==> flow/design.v <==
module PE (
    input              clk,
    input              CIM_en,
    input              STDW,  
    input              STDR,  
    input        [5:0] STD_A,  
    input        [3:0] weight_in,  
    input      [255:0] act_in,  
    output reg   [3:0] weight_out,  
    output reg  [13:0] PSUM  
);
reg  [255:0] weight;  
integer i;
always @(posedge clk) begin
    for (i = 0; i < 64; i = i+1) begin
        if (STDW && STD_A == i) begin  
            weight[4*i+3 -: 4] <= weight_in;
        end
    end
end
always@(*) begin
    weight_out = 4'b0;
    PSUM = 14'b0;
    if (STDW) begin  
    end
    else if (STDR) begin  
        weight_out = weight[4*STD_A+3 -: 4];
    end
    else begin  
        if (CIM_en) begin
            for (i = 0; i < 64; i = i+1) begin
                PSUM = PSUM + weight[4*i+3 -: 4] * act_in[4*i+3 -: 4];  
            end
        end
    end
end
endmodule
==> Tool chain data of PE <==
Tool output for the design above, in the order of the flow.
Line numbers count from 1 in the design file above.
{ "design": {"design": "PE", "clk_port": "clk", "lib": "sky130hd", "lib_corner": "tt_025C_1v80"} }

==> Word level <==
Source: Yosys, flattened and elaborated, memories not mapped. Widths are those after wreduce; folded enables and synchronous resets count as part of the registers. Registers that Yosys merges into a memory's read port (data or address) are not register bits. Print and check cells do not count. Equal cells are merged and count once.
{ "bits": {"ff_bits": 256, "out_inout_bits": 18, "in_bits": 270} }
{ "op_classes": {"reduce_and_logical": 65, "n_shift": 1, "n_mux": 5, "add_sub_neg": 66, "eq_ne": 63, "n_mul": 64} }
{ "ops": {"columns": ["cell", "count"], "rows": [
  ["4-bit by 4-bit multiplier with 8-bit output", 64],
  ["14-bit by 8-bit adder with 14-bit output", 57],
  ["256-bit by 11-bit indexed select with 4-bit output", 1],
  ["6-bit == test (second input constant)", 32],
  ["6-bit by 5-bit == test with 1-bit output (second input constant)", 16],
  ["1-bit logical AND", 64],
  ["6-bit by 4-bit == test with 1-bit output (second input constant)", 8],
  ["14-bit 2-to-1 mux", 3],
  ["6-bit by 3-bit == test with 1-bit output (second input constant)", 4],
  ["13-bit by 8-bit adder with 14-bit output", 1],
  ["12-bit by 8-bit adder with 13-bit output", 1],
  ["11-bit by 8-bit adder with 12-bit output", 1],
  ["6-bit by 2-bit == test with 1-bit output (second input constant)", 2],
  ["10-bit by 3-bit subtractor with 11-bit output (second input constant)", 1],
  ["10-bit by 8-bit adder with 11-bit output", 1],
  ["9-bit by 1-bit adder with 10-bit output (second input constant)", 1],
  ["9-bit by 8-bit adder with 10-bit output", 1],
  ["8-bit by 2-bit adder with 9-bit output (second input constant)", 1],
  ["8-bit by 8-bit adder with 9-bit output", 1],
  ["4-bit 2-to-1 mux", 2],
  ["6-bit by 1-bit == test with 1-bit output (second input constant)", 1],
  ["6-bit logical NOT", 1]
]} }

==> Depth <==
Depth = most cells in a row (Yosys ltp): at word level without a register or memory, in the mapped netlist without a sequential cell, where the memories' decode and read muxes count.
{ "depth": {"depth_word": 67, "ABC_AREA": 1, "mapped_depth": 34, "depth_no_buf": 34} }

==> Netlist <==
Yosys stat after the flow's synthesis: flattened, memories mapped to cells. It holds for the ABC_AREA given above (unset counts as 0); a run with the other value may have another netlist.
The area totals of this step are shown rounded.
{ "synth_totals": {"cells": 5639, "n_buf": 52, "mapped_area_um2": 48870, "ff_cells": 256, "sequential_area_um2": 7687} }
{ "types": {"columns": ["type", "count", "type_area_um2"], "rows": [
  ["sky130_fd_sc_hd__fa_1", 1002, 2.01E+04],
  ["sky130_fd_sc_hd__edfxtp_1", 256, 7.69E+03],
  ["sky130_fd_sc_hd__inv_1", 1948, 7.31E+03],
  ["sky130_fd_sc_hd__ha_1", 518, 6.48E+03],
  ["sky130_fd_sc_hd__nand2_1", 1707, 6.41E+03],
  ["sky130_fd_sc_hd__nor2_1", 92, 345.331],
  ["sky130_fd_sc_hd__o21ai_0", 20, 100.096],
  ["sky130_fd_sc_hd__buf_2", 18, 90.086],
  ["sky130_fd_sc_hd__clkbuf_1", 22, 82.579],
  ["sky130_fd_sc_hd__nand3_1", 15, 75.072],
  ["sky130_fd_sc_hd__a21oi_1", 12, 60.058],
  ["sky130_fd_sc_hd__o21ai_1", 7, 35.034],
  ["sky130_fd_sc_hd__buf_1", 8, 30.029],
  ["sky130_fd_sc_hd__buf_4", 4, 30.029],
  ["sky130_fd_sc_hd__a211oi_1", 2, 15.014],
  ["sky130_fd_sc_hd__nand4_1", 2, 12.512],
  ["sky130_fd_sc_hd__nor2_4", 1, 11.261],
  ["sky130_fd_sc_hd__xor2_1", 1, 8.758]
]} }
Other cell types: 3; their cells: 4.

==> Timing after synthesis <==
Source: OpenSTA report_checks on the synthesized netlist (no wires, ideal clock, input and output delay 20% of the period each), path of least setup slack; recovery checks are left aside. Register names are those of the netlist, which keeps one name where synthesis merged equal registers.
{ "synth_timing": {"kind": "input to output", "start": "input act_in[252]", "end": "output PSUM[13]", "path_delay_ps": 8275, "period_ps": 20000, "setup_slack_ps": 3725, "arrival_time_ps": 12275, "in_delay_ps": 4000, "output_delay_ps": 4000, "stages": 32, "t_first_pin_ps": 4000, "period_less_setup_slack_ps": 16275} }
"path_delay_ps" is the arrival time less input delay plus setup time.
A path that ends at an output port has no setup time.
"stages" counts driving pins, that of a launching flip-flop among them; a cell with two outputs on the path counts twice.
"period_less_setup_slack_ps" = period - worst setup slack (recovery checks aside). The figure is calculated, with input and output delays left at 20% of the set period.
The rows between start and end are the longest chain of elaborated cells between them; the timing report does not say that the signal goes this way. Where chains are equally long, one stands for them.
A line is the first line of the expression or statement that the cell stems from. Yosys adds cells for indexed reads and writes and turns some case tables into memories.
{ "synth_between": {"cell_sequence": "sky130_fd_sc_hd__nand2_1 > sky130_fd_sc_hd__fa_1 > sky130_fd_sc_hd__inv_1 > sky130_fd_sc_hd__fa_1 > sky130_fd_sc_hd__fa_1 > sky130_fd_sc_hd__inv_1 > sky130_fd_sc_hd__fa_1 > sky130_fd_sc_hd__inv_1 > sky130_fd_sc_hd__fa_1 > sky130_fd_sc_hd__inv_1 > sky130_fd_sc_hd__fa_1 > sky130_fd_sc_hd__fa_1 > sky130_fd_sc_hd__inv_1 > sky130_fd_sc_hd__fa_1 > sky130_fd_sc_hd__fa_1 > sky130_fd_sc_hd__inv_1 > sky130_fd_sc_hd__fa_1 > sky130_fd_sc_hd__inv_1 > sky130_fd_sc_hd__fa_1 > sky130_fd_sc_hd__inv_1 > sky130_fd_sc_hd__fa_1 > sky130_fd_sc_hd__inv_1 > sky130_fd_sc_hd__fa_1 > sky130_fd_sc_hd__ha_1 > sky130_fd_sc_hd__fa_1 > sky130_fd_sc_hd__nand3_1 > sky130_fd_sc_hd__nand2_1 > sky130_fd_sc_hd__a21oi_1 > sky130_fd_sc_hd__o21ai_0 > sky130_fd_sc_hd__nand2_1 > sky130_fd_sc_hd__nand2_1 > sky130_fd_sc_hd__nor2_1", "elab_chain_len": 5, "cone_cells": 5, "cone_lines": 4, "classes_between": "add/sub (1); mul (1); mux (3)"} }
{ "synth_rtl": {"columns": ["element", "line_no", "text"], "rows": [
  ["from (decl)", 8, "input      [255:0] act_in,"],
  ["4-bit by 4-bit multiplier with 8-bit output", 32, "PSUM = PSUM + weight[4*i+3 -: 4] * act_in[4*i+3 -: 4];"],
  ["14-bit by 8-bit adder with 14-bit output", 32, null],
  ["14-bit 2-to-1 mux", 30, "if (CIM_en) begin"],
  ["14-bit 2-to-1 mux", 26, "else if (STDR) begin"],
  ["14-bit 2-to-1 mux", 24, "if (STDW) begin"],
  ["to (decl)", 10, "output reg  [13:0] PSUM"]
]} }

==> Path in the finished layout <==
From the final timing report of job 1: the path of least setup slack in the routed layout; clock arrival at registers is part of the times.
The path's times are printed in steps of 10 ps; the period is the one set.
{ "layout_timing": {"kind": "input to output", "start": "input act_in[1]", "end": "output PSUM[11]", "stages": 32, "period_ps": 23100, "arrival_time_ps": 15490, "in_delay_ps": 4620, "setup_slack_ps": 2990, "output_delay_ps": 4620, "t_first_pin_ps": 4620} }
The rows between start and end are the longest chain of elaborated cells between them; the timing report does not say that the signal goes this way. Where chains are equally long, one stands for them.
{ "layout_between": {"cell_sequence": "sky130_fd_sc_hd__clkdlybuf4s50_1 > sky130_fd_sc_hd__nand2_1 > sky130_fd_sc_hd__fa_1 > sky130_fd_sc_hd__fa_1 > sky130_fd_sc_hd__inv_1 > sky130_fd_sc_hd__fa_1 > sky130_fd_sc_hd__inv_1 > sky130_fd_sc_hd__fa_1 > sky130_fd_sc_hd__inv_1 > sky130_fd_sc_hd__fa_1 > sky130_fd_sc_hd__inv_1 > sky130_fd_sc_hd__fa_1 > sky130_fd_sc_hd__fa_1 > sky130_fd_sc_hd__inv_1 > sky130_fd_sc_hd__fa_1 > sky130_fd_sc_hd__fa_1 > sky130_fd_sc_hd__inv_1 > sky130_fd_sc_hd__fa_1 > sky130_fd_sc_hd__inv_1 > sky130_fd_sc_hd__fa_1 > sky130_fd_sc_hd__inv_1 > sky130_fd_sc_hd__fa_1 > sky130_fd_sc_hd__inv_1 > sky130_fd_sc_hd__fa_1 > sky130_fd_sc_hd__ha_1 > sky130_fd_sc_hd__fa_1 > sky130_fd_sc_hd__nand3_1 > sky130_fd_sc_hd__nand2_1 > sky130_fd_sc_hd__a21oi_1 > sky130_fd_sc_hd__o21ai_0 > sky130_fd_sc_hd__a21oi_1 > sky130_fd_sc_hd__clkdlybuf4s50_1", "elab_chain_len": 67, "cone_cells": 67, "cone_lines": 4, "classes_between": "add/sub (63); mul (1); mux (3)"} }
{ "layout_rtl": {"columns": ["element", "line_no", "text"], "rows": [
  ["from (decl)", 8, "input      [255:0] act_in,"],
  ["4-bit by 4-bit multiplier with 8-bit output", 32, "PSUM = PSUM + weight[4*i+3 -: 4] * act_in[4*i+3 -: 4];"],
  ["8-bit by 8-bit adder with 9-bit output", 32, null],
  ["9-bit by 8-bit adder with 10-bit output", 32, null],
  ["10-bit by 8-bit adder with 11-bit output", 32, null],
  ["11-bit by 8-bit adder with 12-bit output", 32, null],
  ["12-bit by 8-bit adder with 13-bit output", 32, null],
  ["13-bit by 8-bit adder with 14-bit output", 32, null],
  ["14-bit by 8-bit adder with 14-bit output x57", 32, null],
  ["14-bit 2-to-1 mux", 30, "if (CIM_en) begin"],
  ["14-bit 2-to-1 mux", 26, "else if (STDR) begin"],
  ["14-bit 2-to-1 mux", 24, "if (STDW) begin"],
  ["to (decl)", 10, "output reg  [13:0] PSUM"]
]} }

Module PE, platform sky130hd: 3 stored runs of the flow (Yosys, OpenROAD) with differing settings, in no particular order. Input and output delays are each 20% of the period that was set; the output load is 0.01 pF.
"critical setup path time" is the time allowed to the run's worst setup path (the clock period less input and output delay, where it has them) less its slack. Clock arrival times count: a late capture clock shortens it, a late launch clock lengthens it.
"critical setup path time" is given in steps of 10 ps.
Results are given in rounded form.

==> job 1: settings <==
{ "ABC_AREA": 1, "CAP_MARGIN": 40, "CELL_PAD_IN_SITES_GLOBAL_PLACEMENT": 2, "CORE_ASPECT_RATIO": 1.8, "CORE_UTILIZATION": 18, "CTS_CLUSTER_DIAMETER": 303, "GPL_TIMING_DRIVEN": 0, "HOLD_SLACK_MARGIN": 0.07, "SLEW_MARGIN": 15, "TNS_END_PERCENT": 5, "period_ns": 23.1, "CORE_MARGIN": 2 }
==> job 1: results <==
die footprint: 275,800 um2
setup slack of the critical path: 2,985 ps
worst hold slack in the final report: 4,309 ps
total negative slack on setup checks: 0 ps
cell area after synthesis: 48,870 um2
critical setup path time: 10,870 ps
worst path kind: input to output
standard-cell area after routing: 57,490 um2

==> job 2: settings <==
{ "ABC_AREA": 1, "CELL_PAD_IN_SITES_DETAIL_PLACEMENT": 2, "CELL_PAD_IN_SITES_GLOBAL_PLACEMENT": 0, "CORE_ASPECT_RATIO": 1.57, "CORE_MARGIN": 2, "CORE_UTILIZATION": 16, "CTS_CLUSTER_DIAMETER": 285, "GPL_ROUTABILITY_DRIVEN": 0, "GPL_TIMING_DRIVEN": 1, "MAX_ROUTING_LAYER": "met5", "MIN_ROUTING_LAYER": "met2", "PLACE_DENSITY_LB_ADDON": 0.25, "SLEW_MARGIN": 0, "TNS_END_PERCENT": 45, "period_ns": 32.0, "CAP_MARGIN": 20 }
==> job 2: results <==
die footprint: 310,000 um2
setup slack of the critical path: 8,364 ps
worst hold slack in the final report: 6,457 ps
total negative slack on setup checks: 0 ps
cell area after synthesis: 48,870 um2
critical setup path time: 10,840 ps
worst path kind: input to output
standard-cell area after routing: 58,170 um2

==> job 3: settings <==
{ "CELL_PAD_IN_SITES_GLOBAL_PLACEMENT": 1, "CORE_ASPECT_RATIO": 1.57, "CORE_MARGIN": 9, "CORE_UTILIZATION": 16, "GPL_ROUTABILITY_DRIVEN": 1, "MAX_ROUTING_LAYER": "met4", "PLACE_DENSITY_LB_ADDON": 0.21, "SETUP_SLACK_MARGIN": -2.0, "SLEW_MARGIN": 0, "period_ns": 31.1, "CAP_MARGIN": 20 }
==> job 3: results <==
die footprint: 316,100 um2
setup slack of the critical path: 8,262 ps
worst hold slack in the final report: 6,137 ps
total negative slack on setup checks: 0 ps
cell area after synthesis: 47,320 um2
critical setup path time: 10,400 ps
worst path kind: input to output
standard-cell area after routing: 56,370 um2
